==> flow/design.v <==
module master_apb #(parameter ADDR_WIDTH=8, parameter DATA_WIDTH =8, parameter STATE=2 )(
input PCLK,
input PRESETn,
input [ADDR_WIDTH-1:0] apb_write_paddr,
input [DATA_WIDTH-1:0] apb_write_data,
input [ADDR_WIDTH-1:0] apb_read_paddr,
input READ_WRITE,
input PREADY,
input transfer,
input [DATA_WIDTH-1:0] PRDATA,
output PWRITE,
output reg PSEL,
output reg PENABLE,
output [ADDR_WIDTH-1:0] PADDR,
output reg[DATA_WIDTH-1:0] PWDATA,
output reg [DATA_WIDTH-1:0] apb_read_data_out
);
parameter IDLE=2'b00;
parameter SETUP=2'b01;
parameter ACCESS=2'b11;
reg [STATE-1:0] current_state,next_state;
wire [DATA_WIDTH-1:0] temp_read;
always @(posedge PCLK or negedge PRESETn)
begin
if(!PRESETn)
current_state<=IDLE;
else
current_state<=next_state;
end
always @(*)
begin
case (current_state)
IDLE: 
begin
if(transfer==1'b1)
next_state=SETUP;
else
next_state=IDLE;
end
SETUP:
begin
next_state=ACCESS;
end
ACCESS:
begin
if(PREADY==1'b1&&transfer==1'b1)
next_state=SETUP;
else if(PREADY==1'b1&&transfer==1'b0)
next_state=IDLE;
else
next_state=ACCESS;
end
default:
next_state=IDLE;
endcase
end
always@(*)
begin
PWDATA='b0;
case(current_state)
IDLE:
begin
PSEL=1'b0;
PENABLE=1'b0;
end
SETUP:
begin
PSEL=1'b1;
PENABLE=1'b0;
PWDATA=apb_write_data;
end
ACCESS:
begin
PSEL=1'b1;
PENABLE=1'b1;
PWDATA=apb_write_data;
end
default:
begin
PSEL=1'b0;
PENABLE=1'b0;
end
endcase
end
always @(posedge PCLK or negedge PRESETn)
begin
if(!PRESETn)
apb_read_data_out<='b0;
else if (current_state==ACCESS && PWRITE==1'b0)
apb_read_data_out<=PRDATA;
end
assign PWRITE=READ_WRITE;
assign PADDR= READ_WRITE?apb_write_paddr:apb_read_paddr;
endmodule
module RAM_slave #(parameter ADDRESS=8, parameter DATA=8, parameter LOCATION=64, parameter STATES=3)(
input PWRITE,PCLK,PRESETn,
input PSEL1,
input PENABLE,
input [ADDRESS-1:0] paddr,
input [DATA-1:0] pwdata,
output reg [DATA-1:0] prdata,
output reg PREADY
);
parameter IDLE=2'b00;
parameter TRANSFER=2'b01;
parameter WRITE=2'b11;
parameter READ=2'b10;
localparam AW=$clog2(LOCATION);
reg [STATES-1:0] current_state,next_state;
reg [DATA-1:0] memory [0:LOCATION-1];
integer i;
always @(posedge PCLK or negedge PRESETn )
begin
if(!PRESETn)
current_state<=IDLE;
else
current_state<=next_state;
end
always @(*)
begin
case (current_state)
IDLE: 
if(PSEL1==1'b1)
next_state=TRANSFER;
else 
next_state=IDLE;
TRANSFER:
next_state=IDLE;
default:
next_state=IDLE;
endcase
end
always @(*)
if(!PRESETn)
begin
prdata='b0;
PREADY=1'b0;
end
else
begin
    case(current_state)
    IDLE:
    begin
        prdata='b0;
        PREADY=1'b0;
    end
    TRANSFER:
    begin
        PREADY=1'b1;
	if(PWRITE==1'b0)
	if(paddr<LOCATION)
	prdata=memory[paddr[AW-1:0]];
	else
	prdata='b0;	
        else
	 prdata='b0;
    end
default:
begin
prdata='b0;
        PREADY=1'b0;
end
    endcase
end
always @(posedge PCLK or negedge PRESETn)
begin
if(!PRESETn)
begin
    for(i=0;i<LOCATION;i=i+1)
    memory[i]<='b0;
end
else if(current_state==TRANSFER&&PWRITE==1'b1&&paddr<LOCATION)
memory[paddr[AW-1:0]]<=pwdata;
end
endmodule
module apb_top #(parameter ADDRESS=8, parameter DATA =8, parameter LOCATION=64)(
input PCLK,PRESETn,transfer,READ_WRITE,
input [ADDRESS-1:0] apb_write_paddr,apb_read_paddr,
input [DATA-1:0] apb_write_data,
output [DATA-1:0] apb_read_data_out);
wire PWRITE;
wire PREADY;
wire PSEL1;
wire PENABLE;
wire [ADDRESS-1:0] paddr;
wire [DATA-1:0] pwdata,prdata;
master_apb #(.ADDR_WIDTH(ADDRESS),.DATA_WIDTH(DATA)) master(
.PCLK(PCLK),
.PRESETn(PRESETn),
.apb_write_paddr(apb_write_paddr),
.apb_write_data(apb_write_data),
.apb_read_paddr(apb_read_paddr),
.READ_WRITE(READ_WRITE),
.PREADY(PREADY),
.transfer(transfer),
.PRDATA(prdata),
.PWRITE(PWRITE),
.PSEL(PSEL1),
.PENABLE(PENABLE),
.PADDR(paddr),
.PWDATA(pwdata),
.apb_read_data_out(apb_read_data_out));
RAM_slave #(.ADDRESS(ADDRESS),.DATA(DATA), .LOCATION(LOCATION)) slave_dut (
.PWRITE(PWRITE),
.PCLK(PCLK),
.PRESETn(PRESETn),
.PSEL1(PSEL1),
.PENABLE(PENABLE),
.paddr(paddr),
.pwdata(pwdata),
.prdata(prdata),
.PREADY(PREADY)
);
endmodule
# From RTL to reports: apb_top
# Tool output for the design above, in the order of the flow.
# Lines are those of the file above, counted from 1.
# Operators carry their Yosys type and port widths (W data, S select, Z words).
# Not given: -
[setup]
top_module = "apb_top"
clock_port = "PCLK"
lib = "sky130hd"
corner = "tt_025C_1v80"

# After elaboration
# Source: Yosys, flattened and elaborated. Widths are those after wreduce. Registers that Yosys merges into a memory's read port (data or address) are not register bits. Print and check cells do not count.
[bits]
ff_bits = 525
out_inout_bits = 8
word_cells = 226
input_bits = 28
[classes]
mux = 16
n_cmp = 1
reduce_logical = 73
n_logic = 2
equal = 67
[op_table]
columns = ["operator", "count"]
rows = [
  ["$pmux W8 S64", 1],
  ["$eq A6 B6 Y1 const B", 32],
  ["$reduce_and A2 Y1", 64],
  ["$eq A6 B5 Y1 const B", 16],
  ["$eq A6 B4 Y1 const B", 8],
  ["$mux W8", 6],
  ["$eq A6 B3 Y1 const B", 4],
  ["$eq A6 B2 Y1 const B", 2],
  ["$lt A8 B7 Y1 const B", 1],
  ["$eq A3 B1 Y1 const B", 2],
  ["$eq A6 B1 Y1 const B", 1],
  ["$logic_not A6 Y1", 1],
  ["$pmux W2 S3", 1],
  ["$logic_and A1 B1 Y1", 5],
  ["$mux W1", 5],
  ["$mux W2", 2],
  ["$logic_not A3 Y1", 1],
  ["$mux W3", 1],
  ["$not A1 Y1", 2],
  ["$eq A2 B1 Y1 const B", 1],
  ["$eq A2 B2 Y1 const B", 1],
  ["$logic_not A2 Y1", 1],
  ["$reduce_or A2 Y1", 1],
]

# Logic depth
# Longest topological path by Yosys (ltp), each cell counted once; first at word level (registers and memories cut), then after technology mapping (sequential cells cut; the memories' decode and read muxes count).
[depth]
depth_word = 7
abc_area = 0
mapped_depth = 12
mapped_depth_nobuf = 7

# Mapped cells and area
# Yosys stat after the flow's synthesis: flattened, memories mapped to cells. It holds for the ABC_AREA given above (unset counts as 0); a run with the other value may have another netlist.
# Totals and module areas in this step are rounded.
[mapped]
cell_count = 2388
yosys_area_um2 = 22900
seq_area_um2 = 13100
ff_cells = 525
[by_type]
columns = ["cell", "count", "type_area_um2"]
rows = [
  ["sky130_fd_sc_hd__dfrtp_1", 523, 1.31E+04],
  ["sky130_fd_sc_hd__o21ai_0", 529, 2.65E+03],
  ["sky130_fd_sc_hd__nand2_1", 600, 2252.16],
  ["sky130_fd_sc_hd__a22oi_1", 112, 840.806],
  ["sky130_fd_sc_hd__clkbuf_1", 138, 517.997],
  ["sky130_fd_sc_hd__a221oi_1", 31, 271.51],
  ["sky130_fd_sc_hd__a32o_1", 26, 260.25],
  ["sky130_fd_sc_hd__a32oi_1", 27, 236.477],
  ["sky130_fd_sc_hd__nand3_1", 46, 230.221],
  ["sky130_fd_sc_hd__nand4_1", 33, 206.448],
  ["sky130_fd_sc_hd__a22o_1", 21, 183.926],
  ["sky130_fd_sc_hd__nor2_1", 41, 153.898],
  ["sky130_fd_sc_hd__o22ai_1", 24, 150.144],
  ["sky130_fd_sc_hd__nor3_2", 12, 120.115],
  ["sky130_fd_sc_hd__buf_2", 23, 115.11],
  ["sky130_fd_sc_hd__and4_1", 11, 96.342],
  ["sky130_fd_sc_hd__nor3_1", 16, 80.077],
  ["sky130_fd_sc_hd__o2bb2ai_1", 8, 70.067],
]
# Not listed: further types 59, cells in them 167.
# The figures by module come from a second, unflattened synthesis with its own total; it is not the netlist above.
[unflattened]
hier_cells = 1878
area_unflattened_um2 = 24300
# Each row is one instance without its submodules.
[by_module]
columns = ["module", "instances", "n_cells", "area_um2"]
rows = [
  ["RAM_slave", 1, 1832, 23700],
  ["master_apb", 1, 46, 618],
  ["apb_top", 1, 0, 0.0],
]

# Path before layout
# Source: OpenSTA report_checks on the synthesized netlist (no wires, ideal clock, input and output delay 20% of the period each), path of least setup slack; recovery checks are left aside. Register names are those of the netlist, which keeps one name where synthesis merged equal registers.
[synth_timing]
kind = "in2reg"
startpoint = "input READ_WRITE"
endpoint = "register master.apb_read_data_out[6]"
in_delay_ns = 1.000
arrival_time_ns = 2.856
path_slack_ns = 2.021
t_first_pin_ns = 1.000
driving_pins = 9
clock_period_ns = 5.0
setup_time_ns = 0.124
path_delay_ns = 1.980
synth_period_reached_ns = 2.979
# "path_delay_ns" = arrival - input delay + setup time.
# "driving_pins": output pins that drive a net of the path, with the launching flip-flop's if there is one; two outputs of one cell count as two.
# "synth_period_reached_ns" = period - worst setup slack (recovery checks aside). The figure is calculated, with input and output delays left at 20% of the set period.
# The rows between start and end are the longest chain of elaborated cells between them; the timing report does not say that the signal goes this way. Where chains are equally long, one stands for them.
# A line is the first line of the expression or statement that the cell stems from. Yosys adds cells for indexed reads and writes and turns some case tables into memories.
[synth_between]
path_cell_list = "sky130_fd_sc_hd__buf_6 -> sky130_fd_sc_hd__buf_6 -> sky130_fd_sc_hd__and3b_1 -> sky130_fd_sc_hd__or2_1 -> sky130_fd_sc_hd__buf_6 -> sky130_fd_sc_hd__a32oi_1 -> sky130_fd_sc_hd__nand4_1 -> sky130_fd_sc_hd__or4_1 -> sky130_fd_sc_hd__o31a_1"
elab_chain_len = 7
cells_between = 73
cone_classes = "compare: 1; eq/ne: 63; mux: 6; logic: 1; reduce/logical: 2"
[synth_rtl]
columns = ["item", "line_no", "text"]
rows = [
  ["start, declared", 177, "input PCLK,PRESETn,transfer,READ_WRITE,"],
  ["$mux W8", 93, "assign PADDR= READ_WRITE?apb_write_paddr:apb_read_paddr;"],
  ["$eq A6 B6 Y1", 152, "prdata=memory[paddr[AW-1:0]];"],
  ["$pmux W8 S64", 152, ""],
  ["$mux W8", 151, "if(paddr<LOCATION)"],
  ["$mux W8", 150, "if(PWRITE==1'b0)"],
  ["$mux W8", 141, "case(current_state)"],
  ["$mux W8", 134, "if(!PRESETn)"],
  ["end, assigned", 88, "apb_read_data_out<='b0;"],
  ["end, assigned", 90, "apb_read_data_out<=PRDATA;"],
  ["end, declared", 16, "output reg [DATA_WIDTH-1:0] apb_read_data_out"],
]

# Worst path after layout
# Path of least setup slack in the final report of run 1 (OpenROAD, finished layout, wires in). Where an end is a register, its clock arrival counts in the times.
[layout_timing]
kind = "in2reg"
startpoint = "input READ_WRITE"
endpoint = "register master.apb_read_data_out[7]"
t_first_pin_ns = 0.90
clock_period_ns = 4.5
driving_pins = 10
arrival_time_ns = 4.34
in_delay_ns = 0.90
path_slack_ns = 0.66
setup_time_ns = 0.15
# The rows between start and end are the longest chain of elaborated cells between them; the timing report does not say that the signal goes this way. Where chains are equally long, one stands for them.
[layout_between]
path_cell_list = "sky130_fd_sc_hd__clkdlybuf4s50_1 -> sky130_fd_sc_hd__buf_12 -> sky130_fd_sc_hd__or3b_1 -> sky130_fd_sc_hd__nand2_1 -> sky130_fd_sc_hd__buf_4 -> sky130_fd_sc_hd__a22o_1 -> sky130_fd_sc_hd__a22oi_1 -> sky130_fd_sc_hd__nand4_1 -> sky130_fd_sc_hd__nor3_1 -> sky130_fd_sc_hd__a41oi_1"
elab_chain_len = 7
cells_between = 73
cone_classes = "compare: 1; eq/ne: 63; mux: 6; logic: 1; reduce/logical: 2"
[layout_rtl]
columns = ["item", "line_no", "text"]
rows = [
  ["start, declared", 177, "input PCLK,PRESETn,transfer,READ_WRITE,"],
  ["$mux W8", 93, "assign PADDR= READ_WRITE?apb_write_paddr:apb_read_paddr;"],
  ["$eq A6 B6 Y1", 152, "prdata=memory[paddr[AW-1:0]];"],
  ["$pmux W8 S64", 152, ""],
  ["$mux W8", 151, "if(paddr<LOCATION)"],
  ["$mux W8", 150, "if(PWRITE==1'b0)"],
  ["$mux W8", 141, "case(current_state)"],
  ["$mux W8", 134, "if(!PRESETn)"],
  ["end, assigned", 88, "apb_read_data_out<='b0;"],
  ["end, assigned", 90, "apb_read_data_out<=PRDATA;"],
  ["end, declared", 16, "output reg [DATA_WIDTH-1:0] apb_read_data_out"],
]

# Record of 7 stored runs of the RTL-to-layout flow on apb_top, platform sky130hd. The runs are unordered. Constraints: input delay and output delay 20% of the set period each, output load 0.01 pF.
# "achieved_period_ns" = clock period - worst setup slack. The figure is calculated, with input and output delays left at 20% of the set period.
# "worst_setup_path_time_ns" means the part of the period allowed to the worst setup path (the constraints hold back 20% at inputs and 20% at outputs) less its slack; where the path has registers, the arrival times of their clocks count too.
# The measured numbers are rounded.

[[run]]
name = "run 1"
[run.settings]
CORE_UTILIZATION = 40
PLACE_DENSITY = 0.6
period_ns = 4.5
CAP_MARGIN = 20
CORE_MARGIN = 2
SLEW_MARGIN = 20
[run.results]
achieved_period_ns = 3.838
worst_setup_path_time_ns = 2.94
timing.worst_path_kind = "in2reg"
synth_area_um2 = 22900
fin_ws_ns = 0.662
total_die_area_um2 = 59200
utilization_pct = 47.2

[[run]]
name = "run 2"
[run.settings]
CORE_MARGIN = 2
CORE_UTILIZATION = 65
CTS_CLUSTER_SIZE = 27
HOLD_SLACK_MARGIN = 0.24
SETUP_SLACK_MARGIN = -0.14
TNS_END_PERCENT = 35
period_ns = 3.51
CAP_MARGIN = 20
SLEW_MARGIN = 20
[run.results]
achieved_period_ns = 3.551
worst_setup_path_time_ns = 2.85
timing.worst_path_kind = "in2reg"
synth_area_um2 = 22900
fin_ws_ns = -0.041
total_die_area_um2 = 36800
utilization_pct = 80.9

[[run]]
name = "run 3"
[run.settings]
ABC_AREA = 1
CELL_PAD_IN_SITES_GLOBAL_PLACEMENT = 1
CORE_UTILIZATION = 28
CTS_CLUSTER_SIZE = 14
GPL_ROUTABILITY_DRIVEN = 1
MAX_ROUTING_LAYER = "met5"
PLACE_DENSITY = 0.58
SETUP_SLACK_MARGIN = 0.45
TNS_END_PERCENT = 85
period_ns = 3.16
CAP_MARGIN = 20
CORE_MARGIN = 2
SLEW_MARGIN = 20
[run.results]
achieved_period_ns = 2.534
worst_setup_path_time_ns = 1.90
timing.worst_path_kind = "in2reg"
synth_area_um2 = 24800
fin_ws_ns = 0.626
total_die_area_um2 = 91100
utilization_pct = 33.9

[[run]]
name = "run 4"
[run.settings]
CORE_UTILIZATION = 37
GPL_ROUTABILITY_DRIVEN = 0
period_ns = 5.0
CAP_MARGIN = 20
CORE_MARGIN = 2
SLEW_MARGIN = 20
[run.results]
achieved_period_ns = 4.168
worst_setup_path_time_ns = 3.17
timing.worst_path_kind = "in2reg"
synth_area_um2 = 22900
fin_ws_ns = 0.832
total_die_area_um2 = 63900
utilization_pct = 43.0

[[run]]
name = "run 5"
[run.settings]
CELL_PAD_IN_SITES_DETAIL_PLACEMENT = 0
CELL_PAD_IN_SITES_GLOBAL_PLACEMENT = 2
CORE_ASPECT_RATIO = 0.68
CORE_MARGIN = 5
CORE_UTILIZATION = 35
GPL_ROUTABILITY_DRIVEN = 0
GPL_TIMING_DRIVEN = 0
HOLD_SLACK_MARGIN = 0.16
MAX_ROUTING_LAYER = "met4"
PLACE_DENSITY_LB_ADDON = 0.03
SETUP_SLACK_MARGIN = 2.04
SLEW_MARGIN = 40
TNS_END_PERCENT = 20
period_ns = 7.13
CAP_MARGIN = 20
[run.results]
achieved_period_ns = 5.242
worst_setup_path_time_ns = 3.82
timing.worst_path_kind = "in2reg"
synth_area_um2 = 22900
fin_ws_ns = 1.89
total_die_area_um2 = 70800
utilization_pct = 41.1

[[run]]
name = "run 6"
[run.settings]
CORE_UTILIZATION = 42
PLACE_DENSITY = 0.6
period_ns = 4.5
CAP_MARGIN = 20
CORE_MARGIN = 2
SLEW_MARGIN = 20
[run.results]
achieved_period_ns = 3.761
worst_setup_path_time_ns = 2.86
timing.worst_path_kind = "in2reg"
synth_area_um2 = 22900
fin_ws_ns = 0.739
total_die_area_um2 = 56400
utilization_pct = 50.4

[[run]]
name = "run 7"
[run.settings]
CAP_MARGIN = 25
CELL_PAD_IN_SITES_DETAIL_PLACEMENT = 1
CELL_PAD_IN_SITES_GLOBAL_PLACEMENT = 2
CORE_ASPECT_RATIO = 0.68
CORE_MARGIN = 5
CORE_UTILIZATION = 35
CTS_CLUSTER_DIAMETER = 204
GPL_ROUTABILITY_DRIVEN = 0
GPL_TIMING_DRIVEN = 0
HOLD_SLACK_MARGIN = 0.16
MAX_ROUTING_LAYER = "met5"
PLACE_DENSITY_LB_ADDON = 0.03
SETUP_SLACK_MARGIN = 1.94
SLEW_MARGIN = 40
TNS_END_PERCENT = 20
period_ns = 7.13
[run.results]
achieved_period_ns = 5.307
worst_setup_path_time_ns = 3.88
timing.worst_path_kind = "in2reg"
synth_area_um2 = 22900
fin_ws_ns = 1.82
total_die_area_um2 = 70800
utilization_pct = 41.3
